==> flow/design.v <==
module axi_gpio #(
    parameter int N_GPIOS = 32,
    parameter int AXI_ADDR_WIDTH = 12,
    parameter int AXI_DATA_WIDTH = 32
)(
   input aclk,
   input aresetn, 
   input  logic [N_GPIOS-1:0] gpio_in_raw ,
   output logic [N_GPIOS-1:0] gpio_out,
   output logic irq,  
   output logic arready,
   input logic [AXI_ADDR_WIDTH-1:0] araddr,
   input logic arvalid,
   output logic [AXI_DATA_WIDTH-1:0] rdata,
   output logic [1:0] rresp,
   output logic rvalid,
   input logic rready,
   input logic wvalid,
   output logic wready,
   input logic [AXI_DATA_WIDTH-1:0] wdata,
   input logic [AXI_DATA_WIDTH/8-1:0] wstrb,
   input logic bready,
   output logic bvalid,
   output logic [1:0] bresp,
   output logic awready,
   input logic [AXI_ADDR_WIDTH-1:0] awaddr,
   input logic awvalid
);
  localparam logic [31:0] VERSION = 32'h0001_0000;
  localparam int WORD_IDX_W = (AXI_ADDR_WIDTH >= 2) ? (AXI_ADDR_WIDTH-2) : 1;
  localparam logic [WORD_IDX_W-1:0] VERSION_WORD = 'h0B;  
  localparam logic [WORD_IDX_W-1:0] SCRATCH_WORD = 'h0C;  
  localparam logic [WORD_IDX_W-1:0] DIR_WORD       = 'h000;  
  localparam logic [WORD_IDX_W-1:0] OUT_WORD       = 'h001;  
  localparam logic [WORD_IDX_W-1:0] OUT_SET_WORD   = 'h002;  
  localparam logic [WORD_IDX_W-1:0] OUT_CLR_WORD   = 'h003;  
  localparam logic [WORD_IDX_W-1:0] IN_WORD        = 'h004;  
  localparam logic [WORD_IDX_W-1:0] IRQ_MASK_WORD  = 'h005;  
  localparam logic [WORD_IDX_W-1:0] IRQ_STATUS_WORD= 'h006;  
  localparam logic [WORD_IDX_W-1:0] IRQ_CLEAR_WORD = 'h007;  
  localparam logic [WORD_IDX_W-1:0] EDGE_EN_WORD   = 'h008;  
  localparam logic [WORD_IDX_W-1:0] EDGE_POL_WORD  = 'h009;  
  localparam logic [WORD_IDX_W-1:0] LVL_POL_WORD   = 'h00A;  
  localparam logic [WORD_IDX_W-1:0] DEBOUNCE_WORD  = 'h00D;  
  logic [AXI_DATA_WIDTH-1:0] scratch_q;  
  logic [N_GPIOS-1:0] dir_q, out_q;
  logic [N_GPIOS-1:0] in_meta, in_sync;  
  logic [N_GPIOS-1:0] clr_mask, clr_mask_next;
  logic [N_GPIOS-1:0] irq_mask_q, irq_status_q, edge_en_q, edge_pol_q, lvl_pol_q;
  logic [7:0]         debounce_cfg_q;             
  logic [N_GPIOS-1:0] in_db_q, in_db_d;          
  logic [AXI_ADDR_WIDTH-1:0] araddr_q;
  logic [AXI_ADDR_WIDTH-1:0] awaddr_q;
  logic [AXI_DATA_WIDTH-1:0] wdata_q;
  logic [AXI_DATA_WIDTH/8-1:0] wstrb_q;
  logic                  ar_hs;  
  assign ar_hs         = arvalid & arready;
  function automatic logic [AXI_DATA_WIDTH-1:0] apply_wstrb(
    input logic [AXI_DATA_WIDTH-1:0] cur,
    input logic [AXI_DATA_WIDTH-1:0] wdata_i,
    input logic [AXI_DATA_WIDTH/8-1:0] wstrb_i
);
logic [AXI_DATA_WIDTH-1:0] mask;
mask = { {8{wstrb_i[3]}}, {8{wstrb_i[2]}}, {8{wstrb_i[1]}}, {8{wstrb_i[0]}} };
apply_wstrb = (cur & ~mask) | (wdata_i & mask);
  endfunction
function automatic [N_GPIOS-1:0] apply_wstrb_to_gpio(
  input [N_GPIOS-1:0]            prev,
  input [AXI_DATA_WIDTH-1:0]     wdata_i,
  input [AXI_DATA_WIDTH/8-1:0]   wstrb_i
);
  logic [AXI_DATA_WIDTH-1:0] prev_ext, nxt_ext;
  prev_ext                 = '0;
  prev_ext[N_GPIOS-1:0]    = prev;
  nxt_ext                  = apply_wstrb(prev_ext, wdata_i, wstrb_i);
  apply_wstrb_to_gpio = nxt_ext[N_GPIOS-1:0];
endfunction
function automatic [N_GPIOS-1:0] w1_mask_gpio(
  input [AXI_DATA_WIDTH-1:0]     wdata_i,
  input [AXI_DATA_WIDTH/8-1:0]   wstrb_i
);
  logic [AXI_DATA_WIDTH-1:0] strobe_mask;
  logic [AXI_DATA_WIDTH-1:0] masked;
  strobe_mask = '0;
  for (int b = 0; b < AXI_DATA_WIDTH/8; b++)
    strobe_mask[8*b +: 8] = {8{wstrb_i[b]}};
    masked = wdata_i & strobe_mask;
  w1_mask_gpio = masked[N_GPIOS-1:0];
endfunction
always_ff @(posedge aclk or negedge aresetn) begin
  if (!aresetn) begin
    in_meta <= '0;
    in_sync <= '0;
  end else begin
    in_meta <= gpio_in_raw;  
    in_sync <= in_meta;      
  end
end
logic [7:0] db_cnt   [0:N_GPIOS-1];  
always_ff @(posedge aclk or negedge aresetn) begin
  if (!aresetn) begin
    for (int i=0;i<N_GPIOS;i++) begin
      db_cnt[i] <= '0;
    end
    in_db_q <= '0;
  end else begin
    if (debounce_cfg_q == 8'd0) begin
      in_db_q <= in_sync;
      for (int i=0;i<N_GPIOS;i++) db_cnt[i] <= '0;
    end else begin
      for (int i=0;i<N_GPIOS;i++) begin
        if (in_sync[i] == in_db_q[i]) begin
          db_cnt[i] <= '0;  
        end else begin
          db_cnt[i] <= db_cnt[i] + 8'd1;
          if (db_cnt[i] >= debounce_cfg_q) begin
            in_db_q[i] <= in_sync[i];  
            db_cnt[i]  <= '0;
          end
        end
      end
    end
  end
end
always_ff @(posedge aclk or negedge aresetn) begin
  if (!aresetn) in_db_d <= '0;
  else          in_db_d <= in_db_q;
end
wire [N_GPIOS-1:0] rise =  in_db_q & ~in_db_d;
wire [N_GPIOS-1:0] fall = ~in_db_q &  in_db_d;
wire [N_GPIOS-1:0] edge_evt  = ((edge_pol_q & rise) | (~edge_pol_q & fall)) & edge_en_q;
wire [N_GPIOS-1:0] level_evt = (in_db_q    ^ ~lvl_pol_q) & ~edge_en_q;
wire [N_GPIOS-1:0] new_events = edge_evt | level_evt;
always_ff @(posedge aclk or negedge aresetn) begin
  if (!aresetn) begin
    irq_status_q <= '0;
  end else begin
    irq_status_q <= (irq_status_q | new_events) & ~clr_mask;
  end
end
assign irq = |(irq_status_q & irq_mask_q);
    logic aw_hs, w_hs;
    assign aw_hs = awvalid && awready;
    assign w_hs = wvalid && wready;
    always_ff @(posedge aclk or negedge aresetn)begin
        if(!aresetn)begin
            awready <= 1'b1;
            bvalid <= 1'b0;
            bresp <= 2'b00;
            wready <= 1'b1;
            awaddr_q <= '0;
            wdata_q <= '0;
            wstrb_q <= '0;
            scratch_q <= '0;
            irq_mask_q     <= '0;
            edge_en_q      <= '0;             
            edge_pol_q     <= {N_GPIOS{1'b1}};   
            lvl_pol_q      <= {N_GPIOS{1'b1}};   
            debounce_cfg_q <= 8'd0;           
            clr_mask_next <= '0;
            dir_q <= '0;
            out_q <= '0;
        end else begin
            if(awready && awvalid)begin 
                awready <= 1'b0;     
                awaddr_q <= awaddr;  
            end
            if(wready && wvalid) begin
                wready <= 1'b0;
                wdata_q <= wdata;
                wstrb_q <= wstrb;
            end
            clr_mask_next <= '0;
            if (!bvalid && !awready && !wready)begin  
                unique case (awaddr_q[AXI_ADDR_WIDTH-1:2])
                    DIR_WORD: dir_q <= apply_wstrb_to_gpio(dir_q,wdata_q,wstrb_q);
                    OUT_WORD: out_q <= apply_wstrb_to_gpio(out_q,wdata_q,wstrb_q);
                    OUT_SET_WORD: begin  
                        out_q <= out_q | w1_mask_gpio(wdata_q, wstrb_q);
                    end
                    OUT_CLR_WORD: begin  
                        out_q <= out_q & ~w1_mask_gpio(wdata_q, wstrb_q);
                    end
                    SCRATCH_WORD: scratch_q <= apply_wstrb(scratch_q, wdata_q, wstrb_q);
                    IRQ_MASK_WORD:  irq_mask_q  <= apply_wstrb_to_gpio(irq_mask_q,  wdata_q, wstrb_q);
                    EDGE_EN_WORD:   edge_en_q   <= apply_wstrb_to_gpio(edge_en_q,   wdata_q, wstrb_q);
                    EDGE_POL_WORD:  edge_pol_q  <= apply_wstrb_to_gpio(edge_pol_q,  wdata_q, wstrb_q);
                    LVL_POL_WORD:   lvl_pol_q   <= apply_wstrb_to_gpio(lvl_pol_q,   wdata_q, wstrb_q);
                    IRQ_CLEAR_WORD: begin
                      clr_mask_next <= w1_mask_gpio(wdata_q, wstrb_q);
                    end
                     DEBOUNCE_WORD: begin
                        if (wstrb_q[0]) debounce_cfg_q <= wdata_q[7:0];
                      end
                    default: ;
                endcase       
                bvalid <= 1'b1;
                bresp <= 2'b00;  
        end
            if(bvalid && bready)begin
                bvalid <= 1'b0;
                awready <= 1'b1;
                wready <= 1'b1;
        end
        end
    end
always_ff @(posedge aclk or negedge aresetn) begin
  if (!aresetn) clr_mask <= '0;
  else          clr_mask <= clr_mask_next;
end
  always_ff @(posedge aclk or negedge aresetn)begin
    if(!aresetn) begin
        arready <= 1'b1;
        rvalid <= 1'b0;
        rdata <= '0;
        rresp <= 2'b00;  
    end
    else begin
        if(arready && arvalid) begin
            araddr_q <= araddr;
            arready <= 1'b0;
            rvalid <= 1'b1;
            unique case (araddr[AXI_ADDR_WIDTH-1:2])
                DIR_WORD:      rdata <= {{(AXI_DATA_WIDTH-N_GPIOS){1'b0}}, dir_q};  
                OUT_WORD:      rdata <= {{(AXI_DATA_WIDTH-N_GPIOS){1'b0}}, out_q};
                OUT_SET_WORD:  rdata <= {{(AXI_DATA_WIDTH-N_GPIOS){1'b0}}, out_q};  
                OUT_CLR_WORD:  rdata <= {{(AXI_DATA_WIDTH-N_GPIOS){1'b0}}, out_q};  
                IN_WORD:         rdata <= {{(AXI_DATA_WIDTH-N_GPIOS){1'b0}}, in_db_q};  
                IRQ_MASK_WORD:   rdata <= {{(AXI_DATA_WIDTH-N_GPIOS){1'b0}}, irq_mask_q};
                IRQ_STATUS_WORD: rdata <= {{(AXI_DATA_WIDTH-N_GPIOS){1'b0}}, irq_status_q};
                EDGE_EN_WORD:    rdata <= {{(AXI_DATA_WIDTH-N_GPIOS){1'b0}}, edge_en_q};
                EDGE_POL_WORD:   rdata <= {{(AXI_DATA_WIDTH-N_GPIOS){1'b0}}, edge_pol_q};
                LVL_POL_WORD:    rdata <= {{(AXI_DATA_WIDTH-N_GPIOS){1'b0}}, lvl_pol_q};
                DEBOUNCE_WORD:   rdata <= {{(AXI_DATA_WIDTH-8){1'b0}}, debounce_cfg_q};
                VERSION_WORD: rdata <= VERSION;  
                SCRATCH_WORD: rdata <= scratch_q;
                default: rdata <='0;
            endcase
            rresp <= 2'b00;
        end
        if(rvalid && rready)begin
            rvalid <= 1'b0;
            arready <= 1'b1;
        end
        end
    end
    assign gpio_out = out_q & dir_q;
endmodule
# [Tool chain data of axi_gpio]
# The steps from the RTL of axi_gpio to its reports follow in flow order.
# Line numbers count from 1 in the design file above.
# Not given: --
[inputs] design="axi_gpio" clock_port="aclk" library="sky130hd" corner="tt_025C_1v80"

# [Word level]
# Counts by Yosys on the flattened word-level netlist (proc, flatten, opt, wreduce). Print and check cells are left out. Cells with the same type and inputs are merged into one.
[bits] reg_bits=797 latchBits=0 ramBits=0 rom_bits=0 clocked_rd_ports_x_width=0 memories=0 in_bits=99 out_inout_bits=74 word_cells=573
[classes] add_sub_neg=32 multipliers=0 div=0 cmp=32 eq_ne=86 shift=0 mux=206 bitwise=38 reduce_and_logical=92
[op_table] op="8-bit 2-to-1 mux" count=96
[op_table] op="32-bit bitwise AND" count=18
[op_table] op="32-bit OR" count=11
[op_table] op="32-bit parallel mux with 11-bit select" count=1
[op_table] op="32-bit inverter" count=8
[op_table] op="8-bit by 1-bit adder with 8-bit output (second input constant)" count=32
[op_table] op="8-bit greater-or-equal comparator" count=32
[op_table] op="10-bit by 4-bit == test with 1-bit output (second input constant)" count=11
[op_table] op="1-bit 2-to-1 mux" count=106
[op_table] op="32-bit parallel mux with 3-bit select" count=1
[op_table] op="2-bit AND reduction" count=39
[op_table] op="2-bit nonzero test" count=36
[op_table] op="2-bit inequality test (second input constant)" count=32
[op_table] op="32-bit 2-to-1 mux" count=2
[op_table] op="10-bit by 3-bit == test with 1-bit output (second input constant)" count=5
[op_table] op="10-bit by 2-bit == test with 1-bit output (second input constant)" count=4
[op_table] op="1-bit == test" count=32
[op_table] op="32-bit bitwise XOR" count=1
[op_table] op="32-bit OR reduction" count=1
[op_table] op="10-bit by 1-bit == test with 1-bit output (second input constant)" count=2
[op_table] op="10-bit logical NOT" count=2
[op_table] op="8-bit logical NOT" count=1
[op_table] op="1-bit logical AND" count=7
[op_table] op="1-bit logical NOT" count=3
[op_table] op="3-bit AND reduction" count=1
[op_table] op="3-bit nonzero test" count=1
[op_table] op="3-bit OR reduction" count=1

# [Logic depth]
# Yosys ltp: most cells in a row. Word level: on the elaborated netlist, between registers, memories and ports. Mapped: between sequential cells and ports; inverters and the memories' decode and read muxes count.
[logic_depth] word_depth=8 abc_area=0 depth_mapped=8 depth_no_buf=7

# [After synthesis]
# Source: synth_stat.txt of the flow (Yosys; design flattened, memories mapped). It holds for the ABC_AREA given above (unset counts as 0); a run with the other value may have another netlist.
# Totals and module areas in this step are rounded.
[by_type] type="sky130_fd_sc_hd__dfrtp_1" count=728 type_area_um2=1.82E+04
[by_type] type="sky130_fd_sc_hd__ha_1" count=288 type_area_um2=3.6E+03
[by_type] type="sky130_fd_sc_hd__mux2_2" count=277 type_area_um2=3.12E+03
[by_type] type="sky130_fd_sc_hd__dfstp_2" count=67 type_area_um2=1.76E+03
[by_type] type="sky130_fd_sc_hd__xor2_1" count=191 type_area_um2=1.67E+03
[by_type] type="sky130_fd_sc_hd__nor2_1" count=384 type_area_um2=1.44E+03
[by_type] type="sky130_fd_sc_hd__and3_1" count=131 type_area_um2=819.536
[by_type] type="sky130_fd_sc_hd__nand3_1" count=160 type_area_um2=800.768
[by_type] type="sky130_fd_sc_hd__o21ai_0" count=139 type_area_um2=695.667
[by_type] type="sky130_fd_sc_hd__mux2i_1" count=63 type_area_um2=630.605
[by_type] type="sky130_fd_sc_hd__nand2_1" count=138 type_area_um2=517.997
[by_type] type="sky130_fd_sc_hd__xnor2_1" count=59 type_area_um2=516.746
[by_type] type="sky130_fd_sc_hd__a21oi_1" count=102 type_area_um2=510.49
[by_type] type="sky130_fd_sc_hd__nand4_1" count=74 type_area_um2=462.944
[by_type] type="sky130_fd_sc_hd__inv_1" count=101 type_area_um2=379.114
[by_type] type="sky130_fd_sc_hd__nor3_1" count=71 type_area_um2=355.341
[by_type] type="sky130_fd_sc_hd__a22oi_1" count=42 type_area_um2=315.302
[by_type] type="sky130_fd_sc_hd__a2111oi_0" count=33 type_area_um2=289.027
# Not listed: further types 44, cells in them 489.
[synth_totals] cell_count=3537 synth_area_um2=39360 seqArea_um2=19980 ffs=795

# [Timing after synthesis]
# Path of least setup slack by OpenSTA after synthesis, without wires, with an ideal clock, recovery checks aside; 20% of the period is set as input and as output delay. Where synthesis merged equal registers, the netlist keeps one of their names.
[synth_timing] kind="input to register" start="input port araddr[7]" end="register rdata[19]" period_ps=5000 input_delay_ps=1000 setup_ps=82 t_first_pin_ps=1000 arrival_time_ps=2507 required_ps=4918 setup_slack_ps=2411 path_delay_ps=1589 stages=6 path_buffers=1 synth_period_reached_ps=2589
# "path_delay_ps" = arrival - input delay + setup time.
# "stages" counts driving pins, that of a launching flip-flop among them; a cell with two outputs on the path counts twice.
# "synth_period_reached_ps" = period - worst setup slack (recovery checks aside). The figure is calculated, with input and output delays left at 20% of the set period.
# The rows between start and end are the longest chain of elaborated cells between them; the timing report does not say that the signal goes this way. Where chains are equally long, one stands for them.
# A line is the first line of the expression or statement that the cell stems from. Yosys adds cells for indexed reads and writes and turns some case tables into memories.
# A register here has more assigning lines than the two given.
[synth_via] cell_sequence="sky130_fd_sc_hd__or4_4 > sky130_fd_sc_hd__or3_4 > sky130_fd_sc_hd__nor3_4 > sky130_fd_sc_hd__buf_6 > sky130_fd_sc_hd__a21oi_1 > sky130_fd_sc_hd__a31oi_1" elab_chain_len=3 cone_cells=15 cone_lines=1 cone_classes="eq/ne (12); mux (1); reduce/logical (2)"
[synth_lines] element="from (decl)" line_no=12 rtl="input logic [AXI_ADDR_WIDTH-1:0] araddr,"
[synth_lines] element="10-bit by 2-bit == test with 1-bit output" line_no=223 rtl="unique case (araddr[AXI_ADDR_WIDTH-1:2])"
[synth_lines] element="3-bit OR reduction"
[synth_lines] element="32-bit parallel mux with 11-bit select" line_no=223
[synth_lines] element="to (assign)" line_no=224 rtl="DIR_WORD:      rdata <= {{(AXI_DATA_WIDTH-N_GPIOS){1'b0}}, dir_q};"
[synth_lines] element="to (assign)" line_no=225 rtl="OUT_WORD:      rdata <= {{(AXI_DATA_WIDTH-N_GPIOS){1'b0}}, out_q};"
[synth_lines] element="to (decl)" line_no=14 rtl="output logic [AXI_DATA_WIDTH-1:0] rdata,"

# [Worst path after layout]
# Path of least setup slack in the final report of flow run 1 (OpenROAD, finished layout, wires in). Where an end is a register, its clock arrival counts in the times.
# The path's times are printed in steps of 10 ps; the period is the one set.
[layout_timing] kind="register to output" start="register irq_status_q[9]" end="output port irq" period_ps=3780 output_delay_ps=760 t_first_pin_ps=640 arrival_time_ps=2780 required_ps=3020 setup_slack_ps=250 stages=5 path_buffers=1
# The rows between start and end are the longest chain of elaborated cells between them; the timing report does not say that the signal goes this way. Where chains are equally long, one stands for them.
[layout_via] cell_sequence="sky130_fd_sc_hd__dfrtp_1 > sky130_fd_sc_hd__a22oi_1 > sky130_fd_sc_hd__nand4_1 > sky130_fd_sc_hd__or4_1 > sky130_fd_sc_hd__clkdlybuf4s50_1" elab_chain_len=2 cone_cells=2 cone_lines=1 cone_classes="logic (1); reduce/logical (1)"
[layout_lines] element="from (decl)" line_no=49 rtl="logic [N_GPIOS-1:0] irq_mask_q, irq_status_q, edge_en_q, edge_pol_q, lvl_pol_q;"
[layout_lines] element="from (assign)" line_no=136 rtl="irq_status_q <= '0;"
[layout_lines] element="from (assign)" line_no=138 rtl="irq_status_q <= (irq_status_q | new_events) & ~clr_mask;"
[layout_lines] element="32-bit bitwise AND" line_no=141 rtl="assign irq = |(irq_status_q & irq_mask_q);"
[layout_lines] element="32-bit OR reduction" line_no=141
[layout_lines] element="to (decl)" line_no=10 rtl="output logic irq,"

Add stored flow runs of axi_gpio

axi_gpio through Yosys and OpenROAD on sky130hd: 3 stored runs, unordered, with their settings and measured results. The constraints put input and output delay at 20% of the set period each and load the outputs with 0.01 pF.
By "worst setup path time" is meant the share of the clock period that the worst setup path is allowed (20% is reserved at inputs, 20% at outputs), minus its slack. Clock arrival times at its registers enter into it.
"worst setup path time" is known to 10 ps.
The results are shown rounded.
[flow run 1] settings: CORE_UTILIZATION=40, period_ns=3.78, CAP_MARGIN=20, CORE_MARGIN=2, SLEW_MARGIN=20
[flow run 1] result: chip area after synthesis (Yosys) 39360 µm², die area 100900 µm², utilization 0.469, worst setup slack after layout 248 ps, total negative slack 0 ps, worst setup path time 2780 ps, worst setup path kind register to output
[flow run 2] settings: ABC_AREA=1, CELL_PAD_IN_SITES_GLOBAL_PLACEMENT=3, CORE_ASPECT_RATIO=0.77, CORE_UTILIZATION=36, HOLD_SLACK_MARGIN=0.22, period_ns=3.27, CAP_MARGIN=20, CORE_MARGIN=2, SLEW_MARGIN=20
[flow run 2] result: chip area after synthesis (Yosys) 40530 µm², die area 115300 µm², utilization 0.431, worst setup slack after layout 156 ps, total negative slack 0 ps, worst setup path time 2460 ps, worst setup path kind register to output
[flow run 3] settings: CAP_MARGIN=25, CELL_PAD_IN_SITES_DETAIL_PLACEMENT=1, CELL_PAD_IN_SITES_GLOBAL_PLACEMENT=2, CORE_MARGIN=7, CORE_UTILIZATION=40, CTS_CLUSTER_DIAMETER=224, CTS_CLUSTER_SIZE=36, GPL_ROUTABILITY_DRIVEN=0, GPL_TIMING_DRIVEN=0, HOLD_SLACK_MARGIN=0.14, MIN_ROUTING_LAYER=met2, SLEW_MARGIN=0, TNS_END_PERCENT=85, period_ns=5.0
[flow run 3] result: chip area after synthesis (Yosys) 39360 µm², die area 107400 µm², utilization 0.452, worst setup slack after layout 841 ps, total negative slack 0 ps, worst setup path time 3160 ps, worst setup path kind register to output
